==> flow/design.v <==
module PE (
	in_a,
	in_b,
	out_c
);
input	[15:0] in_a;  
input	[15:0] in_b;  
output	[9:0] out_c;
wire    [7:0] psum_l0[3:0];  
wire    [8:0] psum_l1[1:0];
assign psum_l0[0] = in_a[ 3: 0] * in_b[ 3: 0];   
assign psum_l0[1] = in_a[ 7: 4] * in_b[ 7: 4];
assign psum_l0[2] = in_a[11: 8] * in_b[11: 8];
assign psum_l0[3] = in_a[15:12] * in_b[15:12];
assign psum_l1[0] = psum_l0[0] + psum_l0[1];     
assign psum_l1[1] = psum_l0[2] + psum_l0[3];
assign out_c = psum_l1[0] + psum_l1[1];          
endmodule
module Bitblade (
	mode,
	in_a,
	in_b,
    out_c
);
input	mode;
input   [63:0] in_a;
input   [63:0] in_b;
output  [17:0] out_c;
wire    [15:0] pe_in_a[3:0];
wire    [15:0] pe_in_b[3:0];
wire    [ 9:0] pe_out_c[3:0];
wire	[31:0] aw, ax, ay, az;
wire	[31:0] bw, bx, by, bz;
assign aw = {in_a[60+4-1:60], in_a[52+4-1:52], in_a[44+4-1:44], in_a[36+4-1:36]};
assign ax = {in_a[56+4-1:56], in_a[48+4-1:48], in_a[40+4-1:40], in_a[32+4-1:32]};
assign ay = {in_a[28+4-1:28], in_a[20+4-1:20], in_a[12+4-1:12], in_a[ 4+4-1: 4]};
assign az = {in_a[24+4-1:24], in_a[16+4-1:16], in_a[ 8+4-1: 8], in_a[ 0+4-1: 0]};
assign bw = {in_b[60+4-1:60], in_b[52+4-1:52], in_b[44+4-1:44], in_b[36+4-1:36]};
assign bx = {in_b[56+4-1:56], in_b[48+4-1:48], in_b[40+4-1:40], in_b[32+4-1:32]};
assign by = {in_b[28+4-1:28], in_b[20+4-1:20], in_b[12+4-1:12], in_b[ 4+4-1: 4]};
assign bz = {in_b[24+4-1:24], in_b[16+4-1:16], in_b[ 8+4-1: 8], in_b[ 0+4-1: 0]};
assign pe_in_a[0] = (mode) ? aw : ay;
assign pe_in_a[1] = (mode) ? ax : az;
assign pe_in_a[2] = ay;
assign pe_in_a[3] = az;
assign pe_in_b[0] = (mode) ? bw : by;
assign pe_in_b[1] = (mode) ? bx : by;
assign pe_in_b[2] = (mode) ? by : bz;
assign pe_in_b[3] = bz;
PE pe0( .in_a(pe_in_a[0]), .in_b(pe_in_b[0]), .out_c(pe_out_c[0]));
PE pe1( .in_a(pe_in_a[1]), .in_b(pe_in_b[1]), .out_c(pe_out_c[1]));
PE pe2( .in_a(pe_in_a[2]), .in_b(pe_in_b[2]), .out_c(pe_out_c[2]));
PE pe3( .in_a(pe_in_a[3]), .in_b(pe_in_b[3]), .out_c(pe_out_c[3]));
assign out_c = (pe_out_c[0] << (mode ? 0 : 8)) + (pe_out_c[1] << (mode ? 0 : 4)) + (pe_out_c[2] << (mode ? 0 : 4)) + (pe_out_c[3] << (mode ? 0 : 0));
endmodule
module Cfu (
  input               cmd_valid,
  output              cmd_ready,
  input      [9:0]    cmd_payload_function_id,
  input      [31:0]   cmd_payload_inputs_0,
  input      [31:0]   cmd_payload_inputs_1,
  output reg          rsp_valid,
  input               rsp_ready,
  output reg [31:0]   rsp_payload_outputs_0,
  input               reset,
  input               clk
);
wire  [2:0] opcode;
wire  is_setting_mode, is_resetting_acc, is_accumlating, is_loading_upper;
reg         mode;  
reg   [31:0] upper_bitblade_in_a;
reg   [31:0] upper_bitblade_in_b;
wire  [63:0] bitblade_in_a;
wire  [63:0] bitblade_in_b;
wire  [31:0] bitblade_out_c;
assign opcode = cmd_payload_function_id[2:0];
assign is_setting_mode =  (cmd_valid) && (opcode == 0);
assign is_resetting_acc = (cmd_valid) && (opcode == 1);
assign is_loading_upper = (cmd_valid) && (opcode == 2);
assign is_accumlating =   (cmd_valid) && (opcode == 3);
always @(posedge clk) begin
  if (reset)
    mode <= 0;  
  else if (is_setting_mode)
    mode <= cmd_payload_function_id[3];
end
assign cmd_ready = ~rsp_valid;
always @(posedge clk) begin
  if (reset)          rsp_valid <= 1'b0;
  else if (rsp_valid) rsp_valid <= ~rsp_ready;   
  else if (cmd_valid) rsp_valid <= 1'b1;         
end
always @(posedge clk) begin
  if (reset)
    rsp_payload_outputs_0 <= 32'b0;
  else if (is_resetting_acc)
    rsp_payload_outputs_0 <= 32'b0;
  else if (is_accumlating)
    rsp_payload_outputs_0 <= rsp_payload_outputs_0 + bitblade_out_c;
end
always @(posedge clk) begin
  if (reset)                  upper_bitblade_in_a <= 0;
  else if (is_loading_upper)  upper_bitblade_in_a <= cmd_payload_inputs_0;
end
always @(posedge clk) begin
  if (reset)                  upper_bitblade_in_b <= 0;
  else if (is_loading_upper)  upper_bitblade_in_b <= cmd_payload_inputs_1;
end
assign bitblade_in_a = {upper_bitblade_in_a, cmd_payload_inputs_0};
assign bitblade_in_b = {upper_bitblade_in_b, cmd_payload_inputs_1};
Bitblade bitblade(
  .mode(mode),
  .in_a(bitblade_in_a),
  .in_b(bitblade_in_b),
  .out_c(bitblade_out_c)
);
endmodule
--- tool output ---
# Reports on Cfu

Tool output for the design above before and after an edit, in the order of the flow.
Lines under "before" count in the file above, lines under "after" in the edited file.
"difference": "after" minus "before" as printed here. "relative change": 100 x difference / "before".
Operators carry their Yosys type and port widths (W data, S select, Z words).
Cell names lack the library's common part.
Not given: -

Top: Cfu
Clock port: clk
Cell library: sky130hd
Library corner: tt_025C_1v80

# The edit

Unified diff, file above to edited file.
A script made this edit. It changes what the design does and was not meant as an optimisation.

```diff
@@ -12,5 +12,5 @@
 assign psum_l0[1] = in_a[ 7: 4] * in_b[ 7: 4];
 assign psum_l0[2] = in_a[11: 8] * in_b[11: 8];
-assign psum_l0[3] = in_a[15:12] * in_b[15:12];
+assign psum_l0[3] = in_a[15:12] ^ in_b[15:12];
 assign psum_l1[0] = psum_l0[0] + psum_l0[1];     
 assign psum_l1[1] = psum_l0[2] + psum_l0[3];
```

# Elaborated design

Counts by Yosys on the flattened word-level netlist (proc, flatten, opt, wreduce; memories kept). Register bits leave out memories and registers merged into their read ports (data or address); mux counts leave out enables and synchronous resets folded into registers. Print and check cells are left out. Cells with the same type and inputs are merged into one.

Bit counts:

| what            | before | after | difference | relative change (%) |
| register bits   | 98     | 98    | 0          | 0.00 |
| input port bits | 78     | 78    | 0          | 0.00 |

Cells by class:

| what                          | before | after | difference | relative change (%) |
| multiply operators            | 16     | 12    | -4         | -25.00 |
| equality and inequality tests | 3      | 3     | 0          | 0.00 |
| shifts and indexed selects    | 3      | 3     | 0          | 0.00 |
| bitwise gates (word level)    | 2      | 6     | +4         | +200.00 |
| reduce/logical cells          | 6      | 6     | 0          | 0.00 |
| add/subtract/negate cells     | 16     | 16    | 0          | 0.00 |
| multiplexer cells             | 9      | 9     | 0          | 0.00 |

Operator list:

| kind                 | before | after | difference | relative change (%) |
| $mul A4 B4 Y8        | 16     | 12    | -4         | -25.00 |
| $add A8 B8 Y9        | 8      | 4     | -4         | -50.00 |
| $add A8 B4 Y9        | 0      | 4     | +4         | - |
| $xor A4 B4 Y4        | 0      | 4     | +4         | - |
| $mux W16             | 5      | 5     | 0          | 0.00 |
| $add A9 B9 Y10       | 4      | 4     | 0          | 0.00 |
| $logic_and A1 B1 Y1  | 4      | 4     | 0          | 0.00 |
| $shl A10 B32 Y18     | 3      | 3     | 0          | 0.00 |
| $add A18 B18 Y18     | 2      | 2     | 0          | 0.00 |
| $eq A3 B2 Y1 const B | 2      | 2     | 0          | 0.00 |
| $mux W1              | 2      | 2     | 0          | 0.00 |
| $not A1 Y1           | 2      | 2     | 0          | 0.00 |
| $add A18 B10 Y18     | 1      | 1     | 0          | 0.00 |
| $add A32 B18 Y32     | 1      | 1     | 0          | 0.00 |
| $eq A3 B1 Y1 const B | 1      | 1     | 0          | 0.00 |
| $logic_not A3 Y1     | 1      | 1     | 0          | 0.00 |
| $mux W3              | 1      | 1     | 0          | 0.00 |
| $mux W4              | 1      | 1     | 0          | 0.00 |
| $reduce_or A2 Y1     | 1      | 1     | 0          | 0.00 |

# Logic depth

Yosys ltp: most cells in a row. Word level: on the elaborated netlist, between registers, memories and ports. Mapped: between sequential cells and ports; inverters and the memories' decode and read muxes count.

Logic depth:

| what                          | before | after | difference | relative change (%) |
| word-level depth              | 9      | 9     | 0          | 0.00 |
| ABC_AREA                      | 0      | 0     | -          | - |
| gate-level depth with buffers | 50     | 48    | -2         | -4.00 |

# Synthesis result

The flow's flattened synthesis, as Yosys stat reports it; memories are mapped. The netlist is that of the ABC_AREA named above (0 if unset); the other value can give another one.

Cell types:

| cell     | before | after | difference | relative change (%) |
| fa_1     | 223    | 178   | -45        | -20.18 |
| ha_1     | 206    | 173   | -33        | -16.02 |
| nor2b_1  | 81     | 53    | -28        | -34.57 |
| a21oi_1  | 119    | 137   | +18        | +15.13 |
| a32oi_1  | 40     | 23    | -17        | -42.50 |
| buf_1    | 4      | 21    | +17        | +425.00 |
| a32o_1   | 88     | 73    | -15        | -17.05 |
| xnor2_1  | 23     | 37    | +14        | +60.87 |
| nand2_1  | 227    | 214   | -13        | -5.73 |
| xor2_1   | 19     | 30    | +11        | +57.89 |
| o21bai_1 | 3      | 14    | +11        | +366.67 |
| o21ai_0  | 24     | 34    | +10        | +41.67 |
| or3_1    | 2      | 12    | +10        | +500.00 |
| clkbuf_1 | 67     | 58    | -9         | -13.43 |
| or4_1    | 9      | 1     | -8         | -88.89 |
| o21a_1   | 8      | 1     | -7         | -87.50 |
| and2_1   | 50     | 44    | -6         | -12.00 |
| mux2i_1  | 16     | 22    | +6         | +37.50 |

The list need not be complete.

Synthesis totals:

| what                    | before  | after   | difference | relative change (%) |
| mapped cells            | 1809    | 1687    | -122       | -6.74 |
| mapped flip-flops       | 98      | 98      | 0          | 0.00 |
| chip area (Yosys) (um2) | 16035.4 | 14356.3 | -1679.1    | -10.47 |

By module: a second synthesis without flattening, with its own total; a netlist apart from the flattened one above.

Second synthesis, totals:

| what                                    | before  | after   | difference | relative change (%) |
| cell total of the unflattened synthesis | 1926    | 1775    | -151       | -7.84 |
| area (unflattened synthesis) (um2)      | 16049.1 | 14632.8 | -1416.3    | -8.82 |

Rows give one instance, submodules left out.

By module, before:

| module   | instances | area (um2) | cells |
| PE       | 4         | 2208.4     | 249 |
| Cfu      | 1         | 4554.4     | 576 |
| Bitblade | 1         | 2661.3     | 354 |

By module, after:

| module   | instances | area (um2) | cells |
| PE       | 4         | 1854.3     | 211 |
| Cfu      | 1         | 4554.4     | 576 |
| Bitblade | 1         | 2661.3     | 355 |

# Path before layout

Path of least setup slack by OpenSTA after synthesis, without wires, with an ideal clock, recovery checks aside; 20% of the period is set as input and as output delay. Where synthesis merged equal registers, the netlist keeps one of their names.

Path after synthesis:

| what                                | before                             | after                              | difference | relative change (%) |
| kind                                | input port to flip-flop            | input port to flip-flop            | -          | - |
| from                                | input cmd_payload_inputs_1[20]     | input cmd_payload_inputs_1[4]      | -          | - |
| to                                  | register rsp_payload_outputs_0[28] | register rsp_payload_outputs_0[22] | -          | - |
| clock period (ns)                   | 13.5                               | 13.5                               | 0.0        | 0.00 |
| arrival time (ns)                   | 13.197                             | 12.814                             | -0.383     | -2.90 |
| data required time (ns)             | 13.430                             | 13.368                             | -0.062     | -0.46 |
| driving pins on the path            | 37                                 | 45                                 | +8         | +21.62 |
| setup time (ns)                     | 0.070                              | 0.132                              | +0.062     | - |
| path slack (ns)                     | 0.232                              | 0.554                              | +0.322     | - |
| path delay (ns)                     | 10.567                             | 10.246                             | -0.321     | -3.04 |
| period reached after synthesis (ns) | 13.268                             | 12.946                             | -0.322     | -2.43 |

"path delay" is the arrival time less input delay plus setup time.
"driving pins on the path": output pins that drive a net of the path, with the launching flip-flop's if there is one; two outputs of one cell count as two.
"period reached after synthesis" is the clock period less the worst setup slack; recovery checks do not enter. This is arithmetic on one report: input and output delays are still those of the set period (20% each).
Between the ends stands the longest chain of elaborated cells between them, by number of cells; it is not shown to be the way that was timed. Of several equally long chains one is given.
Each line given opens the expression or statement behind the cell; cells for indexed reads and writes are added by Yosys, which also makes memories of some case tables.
At most two assigning lines are given for a register; there are more.

On the way, after synthesis, before:
Cell sequence: clkbuf_1 -> mux2i_1 -> nand2b_1 -> fa_1 -> inv_1 -> fa_1 -> ha_1 -> fa_1 -> fa_1 -> ha_1 -> ha_1 -> fa_1 -> nand2_1 -> fa_1 -> fa_1 -> fa_1 -> fa_1 -> fa_1 -> inv_1 -> fa_1 -> fa_1 -> a211o_1 -> a21oi_1 -> o21ai_0 -> a21o_1 -> a31o_2 -> a21oi_1 -> xnor2_1 -> ha_1 -> nand4_4 -> nor2_4 -> nand4_2 -> nor3_2 -> nor3_1 -> buf_6 -> or4_1 -> a21oi_1
Length of the longest elaborated chain: 9
Elaborated cells on any way between the ends: 19
Those cells by class: 10 x add/sub; 3 x mul; 3 x shift; 3 x mux

Ends and longest elaborated chain, after synthesis, before:

| what                          | RTL line | RTL |
| start: declaration            | 61       | `input      [31:0]   cmd_payload_inputs_1,` |
| $mux W16                      | 46       | `assign pe_in_b[0] = (mode) ? bw : by;` |
| $mul A4 B4 Y8                 | 13       | `assign psum_l0[2] = in_a[11: 8] * in_b[11: 8];` |
| $add A8 B8 Y9                 | 16       | `assign psum_l1[1] = psum_l0[2] + psum_l0[3];` |
| $add A9 B9 Y10                | 17       | `assign out_c = psum_l1[0] + psum_l1[1];` |
| $shl A10 B32 Y18              | 54       | `assign out_c = (pe_out_c[0] << (mode ? 0 : 8)) + (pe_out_c[1] << (mode ? 0 : 4)) + (pe_out_c[2] << (mode ? 0 : ...` |
| $add A18 B18 Y18 (2 in a row) | 54       |  |
| $add A18 B10 Y18              | 54       |  |
| $add A32 B18 Y32              | 99       | `rsp_payload_outputs_0 <= rsp_payload_outputs_0 + bitblade_out_c;` |
| end: assignment               | 97       | `rsp_payload_outputs_0 <= 32'b0;` |
| end: assignment               | 99       |  |
| end: declaration              | 64       | `output reg [31:0]   rsp_payload_outputs_0,` |

On the way, after synthesis, after:
Cell sequence: nor2b_1 -> buf_1 -> a32o_1 -> fa_1 -> inv_1 -> fa_1 -> inv_1 -> fa_1 -> fa_1 -> inv_1 -> fa_1 -> inv_1 -> ha_1 -> a21o_1 -> a21oi_1 -> xor2_1 -> or2_2 -> fa_1 -> [... 9 more ...] -> inv_1 -> ha_1 -> o21ai_0 -> o21bai_1 -> o31a_1 -> a21oi_1 -> o21bai_1 -> a21oi_1 -> xnor2_1 -> ha_1 -> clkbuf_1 -> a21o_1 -> nor2b_1 -> a211oi_2 -> o31ai_4 -> a21oi_2 -> or3_1 -> a21oi_1
Length of the longest elaborated chain: 9
Elaborated cells on any way between the ends: 19
Those cells by class: 10 x add/sub; 3 x mul; 3 x shift; 3 x mux

Ends and longest elaborated chain, after synthesis, after:

| what                          | RTL line | RTL |
| start: declaration            | 61       | `input      [31:0]   cmd_payload_inputs_1,` |
| $mux W16                      | 46       | `assign pe_in_b[0] = (mode) ? bw : by;` |
| $mul A4 B4 Y8                 | 11       | `assign psum_l0[0] = in_a[ 3: 0] * in_b[ 3: 0];` |
| $add A8 B8 Y9                 | 15       | `assign psum_l1[0] = psum_l0[0] + psum_l0[1];` |
| $add A9 B9 Y10                | 17       | `assign out_c = psum_l1[0] + psum_l1[1];` |
| $shl A10 B32 Y18              | 54       | `assign out_c = (pe_out_c[0] << (mode ? 0 : 8)) + (pe_out_c[1] << (mode ? 0 : 4)) + (pe_out_c[2] << (mode ? 0 : ...` |
| $add A18 B18 Y18 (2 in a row) | 54       |  |
| $add A18 B10 Y18              | 54       |  |
| $add A32 B18 Y32              | 99       | `rsp_payload_outputs_0 <= rsp_payload_outputs_0 + bitblade_out_c;` |
| end: assignment               | 97       | `rsp_payload_outputs_0 <= 32'b0;` |
| end: assignment               | 99       |  |
| end: declaration              | 64       | `output reg [31:0]   rsp_payload_outputs_0,` |

# Timing after layout

Path of least setup slack in the final report of each run of set A (OpenROAD, finished layout, wires in). Where an end is a register, its clock arrival counts in the times.

Path after layout:

| what                     | before                             | after                              | difference | relative change (%) |
| kind                     | input port to flip-flop            | input port to flip-flop            | -          | - |
| from                     | input cmd_payload_inputs_1[11]     | input cmd_payload_inputs_1[11]     | -          | - |
| to                       | register rsp_payload_outputs_0[24] | register rsp_payload_outputs_0[30] | -          | - |
| driving pins on the path | 39                                 | 40                                 | +1         | +2.56 |
| setup time (ns)          | 0.14                               | 0.06                               | -0.08      | - |
| path slack (ns)          | 0.18                               | 0.44                               | +0.26      | - |
| data required time (ns)  | 13.75                              | 13.80                              | +0.05      | +0.36 |
| clock period (ns)        | 13.5                               | 13.5                               | 0.0        | 0.00 |
| arrival time (ns)        | 13.58                              | 13.37                              | -0.21      | -1.55 |

Between the ends stands the longest chain of elaborated cells between them, by number of cells; it is not shown to be the way that was timed. Of several equally long chains one is given.
At most two assigning lines are given for a register; there are more.

On the way, after layout, before:
Cell sequence: dlygate4sd2_1 -> mux2i_2 -> nor2b_1 -> fa_1 -> inv_1 -> fa_1 -> inv_1 -> fa_2 -> fa_2 -> fa_2 -> ha_4 -> fa_2 -> a21o_1 -> a21oi_2 -> xnor2_2 -> o21ai_2 -> ha_1 -> fa_1 -> [... 3 more ...] -> fa_2 -> fa_1 -> inv_2 -> ha_4 -> or4_4 -> o211ai_1 -> a21oi_1 -> nand3_1 -> buf_4 -> a31oi_2 -> xnor2_2 -> ha_4 -> buf_4 -> a21oi_1 -> o21ai_4 -> o311ai_0 -> xor2_1 -> nor2_1
Length of the longest elaborated chain: 8
Elaborated cells on any way between the ends: 11
Those cells by class: 7 x add/sub; 2 x mul; 1 x shift; 1 x mux

Ends and longest elaborated chain, after layout, before:

| what               | RTL line | RTL |
| start: declaration | 61       | `input      [31:0]   cmd_payload_inputs_1,` |
| $mux W16           | 48       | `assign pe_in_b[2] = (mode) ? by : bz;` |
| $mul A4 B4 Y8      | 12       | `assign psum_l0[1] = in_a[ 7: 4] * in_b[ 7: 4];` |
| $add A8 B8 Y9      | 15       | `assign psum_l1[0] = psum_l0[0] + psum_l0[1];` |
| $add A9 B9 Y10     | 17       | `assign out_c = psum_l1[0] + psum_l1[1];` |
| $shl A10 B32 Y18   | 54       | `assign out_c = (pe_out_c[0] << (mode ? 0 : 8)) + (pe_out_c[1] << (mode ? 0 : 4)) + (pe_out_c[2] << (mode ? 0 : ...` |
| $add A18 B18 Y18   | 54       |  |
| $add A18 B10 Y18   | 54       |  |
| $add A32 B18 Y32   | 99       | `rsp_payload_outputs_0 <= rsp_payload_outputs_0 + bitblade_out_c;` |
| end: assignment    | 97       | `rsp_payload_outputs_0 <= 32'b0;` |
| end: assignment    | 99       |  |
| end: declaration   | 64       | `output reg [31:0]   rsp_payload_outputs_0,` |

On the way, after layout, after:
Cell sequence: clkdlybuf4s50_1 -> mux2i_1 -> buf_4 -> nand2b_1 -> fa_1 -> fa_1 -> inv_1 -> fa_1 -> fa_1 -> inv_1 -> fa_1 -> inv_1 -> buf_4 -> fa_2 -> and2_4 -> fa_1 -> fa_1 -> inv_1 -> [... 4 more ...] -> fa_2 -> fa_2 -> a21o_1 -> a21oi_2 -> buf_4 -> o21bai_1 -> a21oi_2 -> o21ai_0 -> xor2_1 -> ha_1 -> buf_4 -> nand4_1 -> buf_4 -> o31ai_4 -> a21oi_2 -> buf_4 -> or3_4 -> a21oi_2
Length of the longest elaborated chain: 8
Elaborated cells on any way between the ends: 11
Those cells by class: 7 x add/sub; 2 x mul; 1 x shift; 1 x mux

Ends and longest elaborated chain, after layout, after:

| what               | RTL line | RTL |
| start: declaration | 61       | `input      [31:0]   cmd_payload_inputs_1,` |
| $mux W16           | 48       | `assign pe_in_b[2] = (mode) ? by : bz;` |
| $mul A4 B4 Y8      | 12       | `assign psum_l0[1] = in_a[ 7: 4] * in_b[ 7: 4];` |
| $add A8 B8 Y9      | 15       | `assign psum_l1[0] = psum_l0[0] + psum_l0[1];` |
| $add A9 B9 Y10     | 17       | `assign out_c = psum_l1[0] + psum_l1[1];` |
| $shl A10 B32 Y18   | 54       | `assign out_c = (pe_out_c[0] << (mode ? 0 : 8)) + (pe_out_c[1] << (mode ? 0 : 4)) + (pe_out_c[2] << (mode ? 0 : ...` |
| $add A18 B18 Y18   | 54       |  |
| $add A18 B10 Y18   | 54       |  |
| $add A32 B18 Y32   | 99       | `rsp_payload_outputs_0 <= rsp_payload_outputs_0 + bitblade_out_c;` |
| end: assignment    | 97       | `rsp_payload_outputs_0 <= 32'b0;` |
| end: assignment    | 99       |  |
| end: declaration   | 64       | `output reg [31:0]   rsp_payload_outputs_0,` |

# Measured runs

Runs of the flow (Yosys, OpenROAD) on both versions; the two runs of a pair have the same settings. The constraints put input and output delay at 20% of the set period each and load the outputs with 0.01 pF.

Flow settings, set A:
period_ns: 13.5
CAP_MARGIN: 20
CORE_MARGIN: 2
CORE_UTILIZATION: 40
SLEW_MARGIN: 20

Final reports, set A:

| what                                      | before  | after   | difference | relative change (%) |
| setup TNS (ns)                            | 0.000   | 0.000   | 0.000      | - |
| worst hold slack in the final report (ns) | 0.482   | 0.467   | -0.015     | - |
| die outline area (um2)                    | 41705.8 | 37422.9 | -4282.9    | -10.27 |
| setup slack of the worst path (ns)        | 0.177   | 0.440   | +0.263     | - |
| standard-cell area after routing (um2)    | 20294.5 | 18076.1 | -2218.4    | -10.93 |
| chip area in the Yosys report (um2)       | 16035.4 | 14356.3 | -1679.1    | -10.47 |

Flow settings, set B:
ABC_AREA: 0
CAP_MARGIN: 40
CELL_PAD_IN_SITES_GLOBAL_PLACEMENT: 2
CORE_UTILIZATION: 29
CTS_CLUSTER_DIAMETER: 123
GPL_ROUTABILITY_DRIVEN: 0
GPL_TIMING_DRIVEN: 0
HOLD_SLACK_MARGIN: 0.26
MAX_ROUTING_LAYER: met4
SETUP_SLACK_MARGIN: 1.16
SLEW_MARGIN: 5
period_ns: 19.2
CORE_MARGIN: 2

Final reports, set B:

| what                                      | before  | after   | difference | relative change (%) |
| setup TNS (ns)                            | 0.000   | 0.000   | 0.000      | - |
| worst hold slack in the final report (ns) | 0.484   | 0.470   | -0.014     | - |
| die outline area (um2)                    | 57190.3 | 51300.0 | -5890.3    | -10.30 |
| setup slack of the worst path (ns)        | 3.389   | 3.446   | +0.057     | - |
| standard-cell area after routing (um2)    | 18157.4 | 16303.1 | -1854.3    | -10.21 |
| chip area in the Yosys report (um2)       | 16035.4 | 14356.3 | -1679.1    | -10.47 |
--- end ---
